==> flow/design.v <==
module ws2812b(
    input logic clk, 
    input logic rst,
    input logic serial_in, 
    input logic transmit, 
    output logic ws2812b_out, 
    output logic shift
);
    localparam IDLE = 1'b0;
    localparam TRANSMITTING = 1'b1;
    localparam T0_CYCLE_COUNT = 4'd5;
    localparam T1_CYCLE_COUNT = 4'd10;
    localparam MAX_CYCLE_COUNT = 4'd15;
    logic state;
    logic [3:0] cycle_count;
    logic bit_being_sent;
    always_ff @(posedge clk) begin
        if (rst) begin
            state <= IDLE;
            cycle_count <= 4'd0;
            bit_being_sent <= 1'b0;
        end
        else begin
        unique case (state)
            IDLE:
                if (transmit == 1'b1) begin
                    state <= TRANSMITTING;
                    cycle_count <= 4'd0;
                    bit_being_sent <= serial_in;
                end
            TRANSMITTING:
                if (transmit == 1'b0) begin
                    state <= IDLE;
                end
                else if (cycle_count == MAX_CYCLE_COUNT - 1) begin
                    cycle_count <= 4'd0;
                    bit_being_sent <= serial_in;
                end
                else begin
                    cycle_count <= cycle_count + 1;
                end
        endcase
        end
    end
    always_comb begin
        if (state == TRANSMITTING)
            if (bit_being_sent == 1'b0)
                ws2812b_out = (cycle_count < T0_CYCLE_COUNT);
            else
                ws2812b_out = (cycle_count < T1_CYCLE_COUNT);
        else
            ws2812b_out = 1'b0;
    end
    assign shift = (state == TRANSMITTING) && (cycle_count == 4'd0);
endmodule
module controller (
    input logic clk, 
    input logic rst,
    output logic load_sreg, 
    output logic transmit_pixel, 
    output logic [5:0] pixel, 
    output logic [4:0] frame
);
    localparam TRANSMIT_FRAME       = 1'b0;
    localparam IDLE                 = 1'b1;
    localparam [2:0] READ_CH_VALS   = 3'b001;
    localparam [2:0] LOAD_SREG      = 3'b010;
    localparam [2:0] TRANSMIT_PIXEL = 3'b100;
    localparam [8:0] TRANSMIT_CYCLES    = 9'd360;        
    localparam [19:0] IDLE_CYCLES       = 20'd2000;      
    logic state;
    logic next_state;
    logic [2:0] transmit_phase;
    logic [2:0] next_transmit_phase;
    logic [5:0] pixel_counter;
    logic [4:0] frame_counter;
    logic [8:0] transmit_counter;
    logic [19:0] idle_counter;
    logic transmit_pixel_done;
    logic idle_done;
    assign transmit_pixel_done = (transmit_counter == TRANSMIT_CYCLES - 1);
    assign idle_done = (idle_counter == IDLE_CYCLES - 1);
    always_ff @(posedge clk) begin
        if (rst) begin
            state <= TRANSMIT_FRAME;
            transmit_phase <= READ_CH_VALS;
        end
        else begin
            state <= next_state;
            transmit_phase <= next_transmit_phase;
        end
    end
    always_comb begin
        next_state = 1'bx;
        unique case (state)
            TRANSMIT_FRAME:
                if ((pixel_counter == 6'd63) && (transmit_pixel_done))
                    next_state = IDLE;
                else
                    next_state = TRANSMIT_FRAME;
            IDLE:
                if (idle_done)
                    next_state = TRANSMIT_FRAME;
                else
                    next_state = IDLE;
        endcase
    end
    always_comb begin
        next_transmit_phase = READ_CH_VALS;
        if (state == TRANSMIT_FRAME) begin
            case (transmit_phase)
                READ_CH_VALS:
                    next_transmit_phase = LOAD_SREG;
                LOAD_SREG:
                    next_transmit_phase = TRANSMIT_PIXEL;
                TRANSMIT_PIXEL:
                    next_transmit_phase = transmit_pixel_done ? READ_CH_VALS : TRANSMIT_PIXEL;
            endcase
        end
    end
    always_ff @(posedge clk) begin
        if (rst) begin
            pixel_counter <= 6'd0;
        end
        else if ((state == TRANSMIT_FRAME) && transmit_pixel_done) begin
            pixel_counter <= pixel_counter + 1;
        end
    end
    always_ff @(posedge clk) begin
        if (rst) begin
            frame_counter <= 5'd0;
        end
        else if (idle_done) begin
            frame_counter <= frame_counter + 1;
        end
    end
    always_ff @(posedge clk) begin
        if (rst) begin
            transmit_counter <= 9'd0;
        end
        else if (transmit_phase == TRANSMIT_PIXEL) begin
            transmit_counter <= transmit_counter + 1;
        end
        else begin
            transmit_counter <= 9'd0;
        end
    end
    always_ff @(posedge clk) begin
        if (rst) begin
            idle_counter <= 20'd0;
        end
        else if (state == IDLE) begin
            idle_counter <= idle_counter + 1;
        end
        else begin
            idle_counter <= 20'd0;
        end
    end
    assign pixel = pixel_counter;
    assign frame = frame_counter;
    assign load_sreg = (transmit_phase == LOAD_SREG);
    assign transmit_pixel = (transmit_phase == TRANSMIT_PIXEL);
endmodule
module game_of_life #(
    parameter [63:0] INIT_GRID = 64'hFFFF_FFFF_FFFF_FFFF
)(
    input  logic clk,
    input  logic rst,
    input  logic tick,          
    input  logic load,          
    input  logic load_bit,
    output logic [63:0] grid_out
);
    logic [63:0] grid;
    logic [63:0] next_grid;
    logic [63:0] north, south, east, west;
    logic [63:0] ne, nw, se, sw;
    logic [3:0] neighbors [63:0];
    integer i;
    always_comb begin
        for (i = 0; i < 64; i = i + 1) begin
            north[i] = grid[(((i / 8) + 1) % 8) * 8 + (i % 8)];
            south[i] = grid[(((i / 8) + 7) % 8) * 8 + (i % 8)];
            east[i]  = grid[(i / 8) * 8 + ((i % 8) + 1) % 8];
            west[i]  = grid[(i / 8) * 8 + ((i % 8) + 7) % 8];
            ne[i]    = grid[(((i / 8) + 1) % 8) * 8 + ((i % 8) + 1) % 8];
            nw[i]    = grid[(((i / 8) + 1) % 8) * 8 + ((i % 8) + 7) % 8];
            se[i]    = grid[(((i / 8) + 7) % 8) * 8 + ((i % 8) + 1) % 8];
            sw[i]    = grid[(((i / 8) + 7) % 8) * 8 + ((i % 8) + 7) % 8];
        end
        for (i = 0; i < 64; i = i + 1) begin
            neighbors[i] = north[i] + south[i] + east[i] + west[i] +
                           ne[i] + nw[i] + se[i] + sw[i];
        end
        for (i = 0; i < 64; i = i + 1) begin
            if (grid[i])
                next_grid[i] = (neighbors[i] == 2 || neighbors[i] == 3);
            else
                next_grid[i] = (neighbors[i] == 3);
        end
    end
    always_ff @(posedge clk) begin
        if (rst)
            grid <= INIT_GRID;
        else if (load)
            grid <= {load_bit, grid[63:1]};
        else if (tick)
            grid <= next_grid;
    end
    assign grid_out = grid;
endmodule
module top (
    input  logic clk,
    input  logic rst,
    input  logic load,
    input  logic [2:0] load_rgb,
    output logic _48b
);
    logic [5:0] pixel;
    logic load_sreg, transmit_pixel, shift;
    logic ws_out;
    logic [7:0] red_data, green_data, blue_data;
    logic [23:0] shift_reg;
    logic [23:0] div_counter;
    logic tick;
    always_ff @(posedge clk) begin
        if (rst) begin
            div_counter <= 0;
            tick <= 1'b0;
        end else if (div_counter == 24'd29_999) begin  
            div_counter <= 0;
            tick <= 1'b1;
        end else begin
            div_counter <= div_counter + 1;
            tick <= 1'b0;
        end
    end
    logic [63:0] red_grid, green_grid, blue_grid;
    localparam [63:0] RED_INIT   = 64'b11100000_00000000_00000000_00000000_00000000_00000000_00000000_00000000;  
    localparam [63:0] GREEN_INIT = 64'b00000000_00011100_00000000_00000000_00000000_00000000_00000000_00000000;  
    localparam [63:0] BLUE_INIT  = 64'b00000000_00000000_00000111_00000000_00000000_00000000_00000000_00000000;  
    game_of_life #(.INIT_GRID(RED_INIT))   u_red_gol   (.clk(clk), .rst(rst), .tick(tick), .load(load), .load_bit(load_rgb[2]), .grid_out(red_grid));
    game_of_life #(.INIT_GRID(GREEN_INIT)) u_green_gol (.clk(clk), .rst(rst), .tick(tick), .load(load), .load_bit(load_rgb[1]), .grid_out(green_grid));
    game_of_life #(.INIT_GRID(BLUE_INIT))  u_blue_gol  (.clk(clk), .rst(rst), .tick(tick), .load(load), .load_bit(load_rgb[0]), .grid_out(blue_grid));
    always_comb begin
        red_data   = {8{red_grid[pixel]}};
        green_data = {8{green_grid[pixel]}};
        blue_data  = {8{blue_grid[pixel]}};
    end
    controller u_ctrl (
        .clk(clk),
        .rst(rst),
        .load_sreg(load_sreg),
        .transmit_pixel(transmit_pixel),
        .pixel(pixel),
        .frame()
    );
    ws2812b u_ws (
        .clk(clk),
        .rst(rst),
        .serial_in(shift_reg[23]),
        .transmit(transmit_pixel),
        .ws2812b_out(ws_out),
        .shift(shift)
    );
    always_ff @(posedge clk) begin
        if (load_sreg)
            shift_reg <= {green_data, red_data, blue_data};  
        else if (shift)
            shift_reg <= {shift_reg[22:0], 1'b0};
    end
    assign _48b = ws_out;
endmodule
# == Tool chain data of top ==
# The steps from the RTL of top to its reports follow in flow order.
# Lines are those of the file above, counted from 1.
# Operators carry their Yosys type and port widths (W data, S select, Z words).
# Library cell names are shortened.
# Not given: -
# inputs
design,top
clock_port,clk
cell_library,sky130hd
lib_corner,tt_025C_1v80

# == After elaboration ==
# Source: Yosys, flattened and elaborated. Widths are those after wreduce. Registers that Yosys merges into a memory's read port (data or address) are not register bits. Print and check cells do not count. Equal cells are merged and count once.
# op_classes
add_sub_neg,1349
compare,2
n_eq,395
shifts,3
n_mux,217
n_logic,3
reduce_logical,204
# ops
op,count
$add A4 B1 Y4,1152
$eq A4 B2 Y1 const B,384
$add A1 B1 Y2,192
$mux W64,6
$mux W1,201
$logic_or A1 B1 Y1,192
$shiftx A64 B6 Y1,3
$mux W24,2
$add A24 B1 Y24 const B,1
$eq A24 B15 Y1 const B,1
$add A20 B1 Y20 const B,1
$eq A20 B11 Y1 const B,1
$mux W4,3
$add A9 B1 Y9 const B,1
$eq A9 B9 Y1 const B,1
$pmux W3 S3,1
$reduce_or A2 Y1,4
$pmux W4 S2,1
$ne A2 B2 Y1 const B,3
$add A6 B1 Y6 const B,1
$eq A6 B6 Y1 const B,1
$reduce_bool A2 Y1,2
$add A4 B1 Y4 const B,1
$lt A4 B3 Y1 const B,1
$lt A4 B4 Y1 const B,1
$eq A4 B4 Y1 const B,1
$logic_not A4 Y1,1
$pmux W1 S2,2
# Not listed: further kinds 8, cells in them 12.
# bits
register_bits,286
in_bits,6
output_inout_bits,1
wordCells,2187

# == Logic depth ==
# Depth = most cells in a row (Yosys ltp): at word level without a register or memory, in the mapped netlist without a sequential cell, where the memories' decode and read muxes count.
# depth
word_depth,12
abc_area,0
ltp_mapped,13
depth_no_buf,13

# == After synthesis ==
# The flow's flattened synthesis, as Yosys stat reports it; memories are mapped. The netlist is that of the ABC_AREA named above (0 if unset); the other value can give another one.
# mapped
stdcells,5122
synth_area_um2,46022.9
ff_cells,286
n_buf,143
# by_type
type,count,area_total_um2
fa_1,768,1.54E+04
ha_1,580,7256.96
dfxtp_1,262,5245.03
inv_1,1356,5.09E+03
nor2_1,586,2199.61
a22oi_1,189,1.42E+03
a21oi_1,230,1.15E+03
o21ai_0,201,1.01E+03
nor2b_1,137,857.072
mux2i_1,76,760.73
edfxtp_1,24,720.691
a31oi_1,113,706.928
mux4_2,31,698.17
nand2_1,142,533.011
a211oi_1,64,480.461
clkbuf_1,114,427.91
mux4_1,9,236.477
xor2_1,27,236.477
# Not listed: further types 42, cells in them 213.
# By module: a second synthesis without flattening, with its own total; a netlist apart from the flattened one above.
# unflattened
cells_unflattened,4743
area_unflattened_um2,46935.0
# Rows give one instance, submodules left out.
# modules
mod,instances,n_cells,area_um2
game_of_life,1,1379,13618.1
game_of_life,1,1379,13604.3
game_of_life,1,1379,13604.3
top,1,345,3834.9
controller,1,219,1931.9
ws2812b,1,42,341.6

# == Timing after synthesis ==
# OpenSTA on the mapped netlist: ideal clock, no wires. The path of least setup slack (recovery checks aside). Input and output delay are each 20% of the period. Register names are those of the netlist, which keeps one name where synthesis merged equal registers.
# synth_timing
path_type,flip-flop to flip-flop
from,register u_red_gol.grid[7]
to,register u_red_gol.grid[63]
tclk_ns,10.0
t_first_pin_ns,0.000
arrival_ns,3.149
t_required_ns,9.940
setup_slack_ns,6.792
delay_ns,3.209
path_stages,13
path_buffers,0
synth_period_reached_ns,3.208
# "delay_ns" is the arrival time less input delay plus setup time.
# "path_stages" counts driving pins, that of a launching flip-flop among them; a cell with two outputs on the path counts twice.
# "synth_period_reached_ns" is the clock period less the worst setup slack; recovery checks do not enter. This is arithmetic on one report: input and output delays are still those of the set period (20% each).
# The rows between start and end are the longest chain of elaborated cells between them; the timing report does not say that the signal goes this way. Where chains are equally long, one stands for them.
# A line is the first line of the expression or statement that the cell stems from. Yosys adds cells for indexed reads and writes and turns some case tables into memories.
# A register here has more assigning lines than the two given.
# synth_via
path_cell_list,dfxtp_1 ha_1 inv_1 fa_1 fa_1 inv_1 fa_1 inv_1 fa_1 a2111oi_0 a21oi_1 o21ai_0 a221o_1
elab_chain_len,12
cells_between,13
cone_classes,add/sub: 7; eq/ne: 2; mux: 3; reduce/logical: 1
# synth_rtl
item,line,rtl
start: declaration,174,logic [63:0] grid;
start: assignment,206,"grid <= {load_bit, grid[63:1]};"
start: assignment,208,grid <= next_grid;
$add A1 B1 Y2,192,neighbors[i] = north[i] + south[i] + east[i] + west[i] +
$add A4 B1 Y4 x6,192,
$eq A4 B2 Y1,197,next_grid[i] = (neighbors[i] == 2 || neighbors[i] == 3);
$logic_or A1 B1 Y1,197,
$mux W1,196,if (grid[i])
$mux W64,207,else if (tick)
$mux W64,205,else if (load)
end: assignment,206,
end: assignment,208,
end: declaration,174,

# == Path in the finished layout ==
# Path of least setup slack in the final report of flow run 1 (OpenROAD, finished layout, wires in). Where an end is a register, its clock arrival counts in the times.
# layout_timing
path_type,flip-flop to flip-flop
from,register u_red_gol.grid[50]
to,register u_red_gol.grid[59]
tclk_ns,4.31
t_first_pin_ns,0.63
arrival_ns,4.28
t_required_ns,4.89
setup_slack_ns,0.61
path_stages,13
path_buffers,0
# The rows between start and end are the longest chain of elaborated cells between them; the timing report does not say that the signal goes this way. Where chains are equally long, one stands for them.
# A register here has more assigning lines than the two given.
# layout_via
path_cell_list,dfxtp_1 inv_1 fa_1 fa_1 inv_1 fa_1 inv_1 fa_1 a211oi_1 mux2i_1 o21ai_0 a22oi_1 nor2_1
elab_chain_len,6
cells_between,7
cone_classes,add/sub: 1; eq/ne: 2; mux: 3; reduce/logical: 1
# layout_rtl
item,line,rtl
start: declaration,174,logic [63:0] grid;
start: assignment,206,"grid <= {load_bit, grid[63:1]};"
start: assignment,208,grid <= next_grid;
$add A4 B1 Y4,192,neighbors[i] = north[i] + south[i] + east[i] + west[i] +
$eq A4 B2 Y1,197,next_grid[i] = (neighbors[i] == 2 || neighbors[i] == 3);
$logic_or A1 B1 Y1,197,
$mux W1,196,if (grid[i])
$mux W64,207,else if (tick)
$mux W64,205,else if (load)
end: assignment,206,
end: assignment,208,
end: declaration,174,

# 6 stored runs of top in the flow (synthesis by Yosys, layout by OpenROAD, sky130hd cells), in arbitrary order. Constraints: input delay and output delay 20% of the set period each, output load 0.01 pF.
# "achieved_clock_period_ns": clock period set for the run, less the worst setup slack. It is reckoned from that one timing run; input and output delays stay at 20% of the period that was set.
# "timing.worst_path_ns": the worst setup path's part of the clock period (all of it between registers, 20% less for each end at a port) less its slack. A launch clock that arrives late makes it longer, a capture clock that arrives late makes it shorter.
# Among the settings, -- means not set for that run.
# Among the results, -- means that no value is shown for the run.
run,ABC_AREA,CELL_PAD_IN_SITES_GLOBAL_PLACEMENT,CORE_ASPECT_RATIO,CORE_MARGIN,CORE_UTILIZATION,CTS_CLUSTER_DIAMETER,CTS_CLUSTER_SIZE,GPL_ROUTABILITY_DRIVEN,GPL_TIMING_DRIVEN,MIN_ROUTING_LAYER,PLACE_DENSITY_LB_ADDON,period_ns,CAP_MARGIN,SLEW_MARGIN,HOLD_SLACK_MARGIN,CELL_PAD_IN_SITES_DETAIL_PLACEMENT,MAX_ROUTING_LAYER,SETUP_SLACK_MARGIN,TNS_END_PERCENT,cell_area_final_um2,tns_setup_ns,ws_hold_ns,timing.worst_path_ns,worst_setup_path_type,fin_ws_ns,achieved_clock_period_ns,util_pct,die_footprint_um2,yosys.chip_area_um2
flow run 1,0,2,1.26,4,54,349,50,0,1,met2,0.11,4.31,20,20,--,--,--,--,--,48123.7,0.000,0.479,3.70,flip-flop to flip-flop,0.610,3.700,57.2,89994.5,46022.9
flow run 2,--,--,--,2,45,--,--,--,--,--,--,5.17,20,20,--,--,--,--,--,48975.7,0.000,0.430,3.61,flip-flop to flip-flop,1.555,3.615,48.2,104846.0,46022.9
flow run 3,1,3,0.64,4,54,276,30,0,0,met2,0.11,4.31,0,15,0.15,--,--,--,--,--,--,--,--,--,--,--,--,--,--
flow run 4,1,--,--,2,40,--,--,0,1,--,--,10.0,20,20,--,2,met4,0.87,25,49595.1,0.000,0.462,6.20,flip-flop to flip-flop,3.803,6.197,42.8,119218.0,46588.4
flow run 5,1,--,--,2,49,79,--,0,1,--,--,10.0,20,20,-0.09,0,met4,0.87,25,49264.7,0.000,0.407,2.15,flip-flop to output port,5.849,4.151,52.1,97559.4,46588.4
flow run 6,--,--,--,2,45,--,--,--,--,--,--,4.08,20,20,--,--,--,--,--,49791.5,0.000,0.433,3.53,flip-flop to flip-flop,0.554,3.526,49.0,104846.0,46022.9
# Flow run 3: unfinished; error FLW-0024 in placement
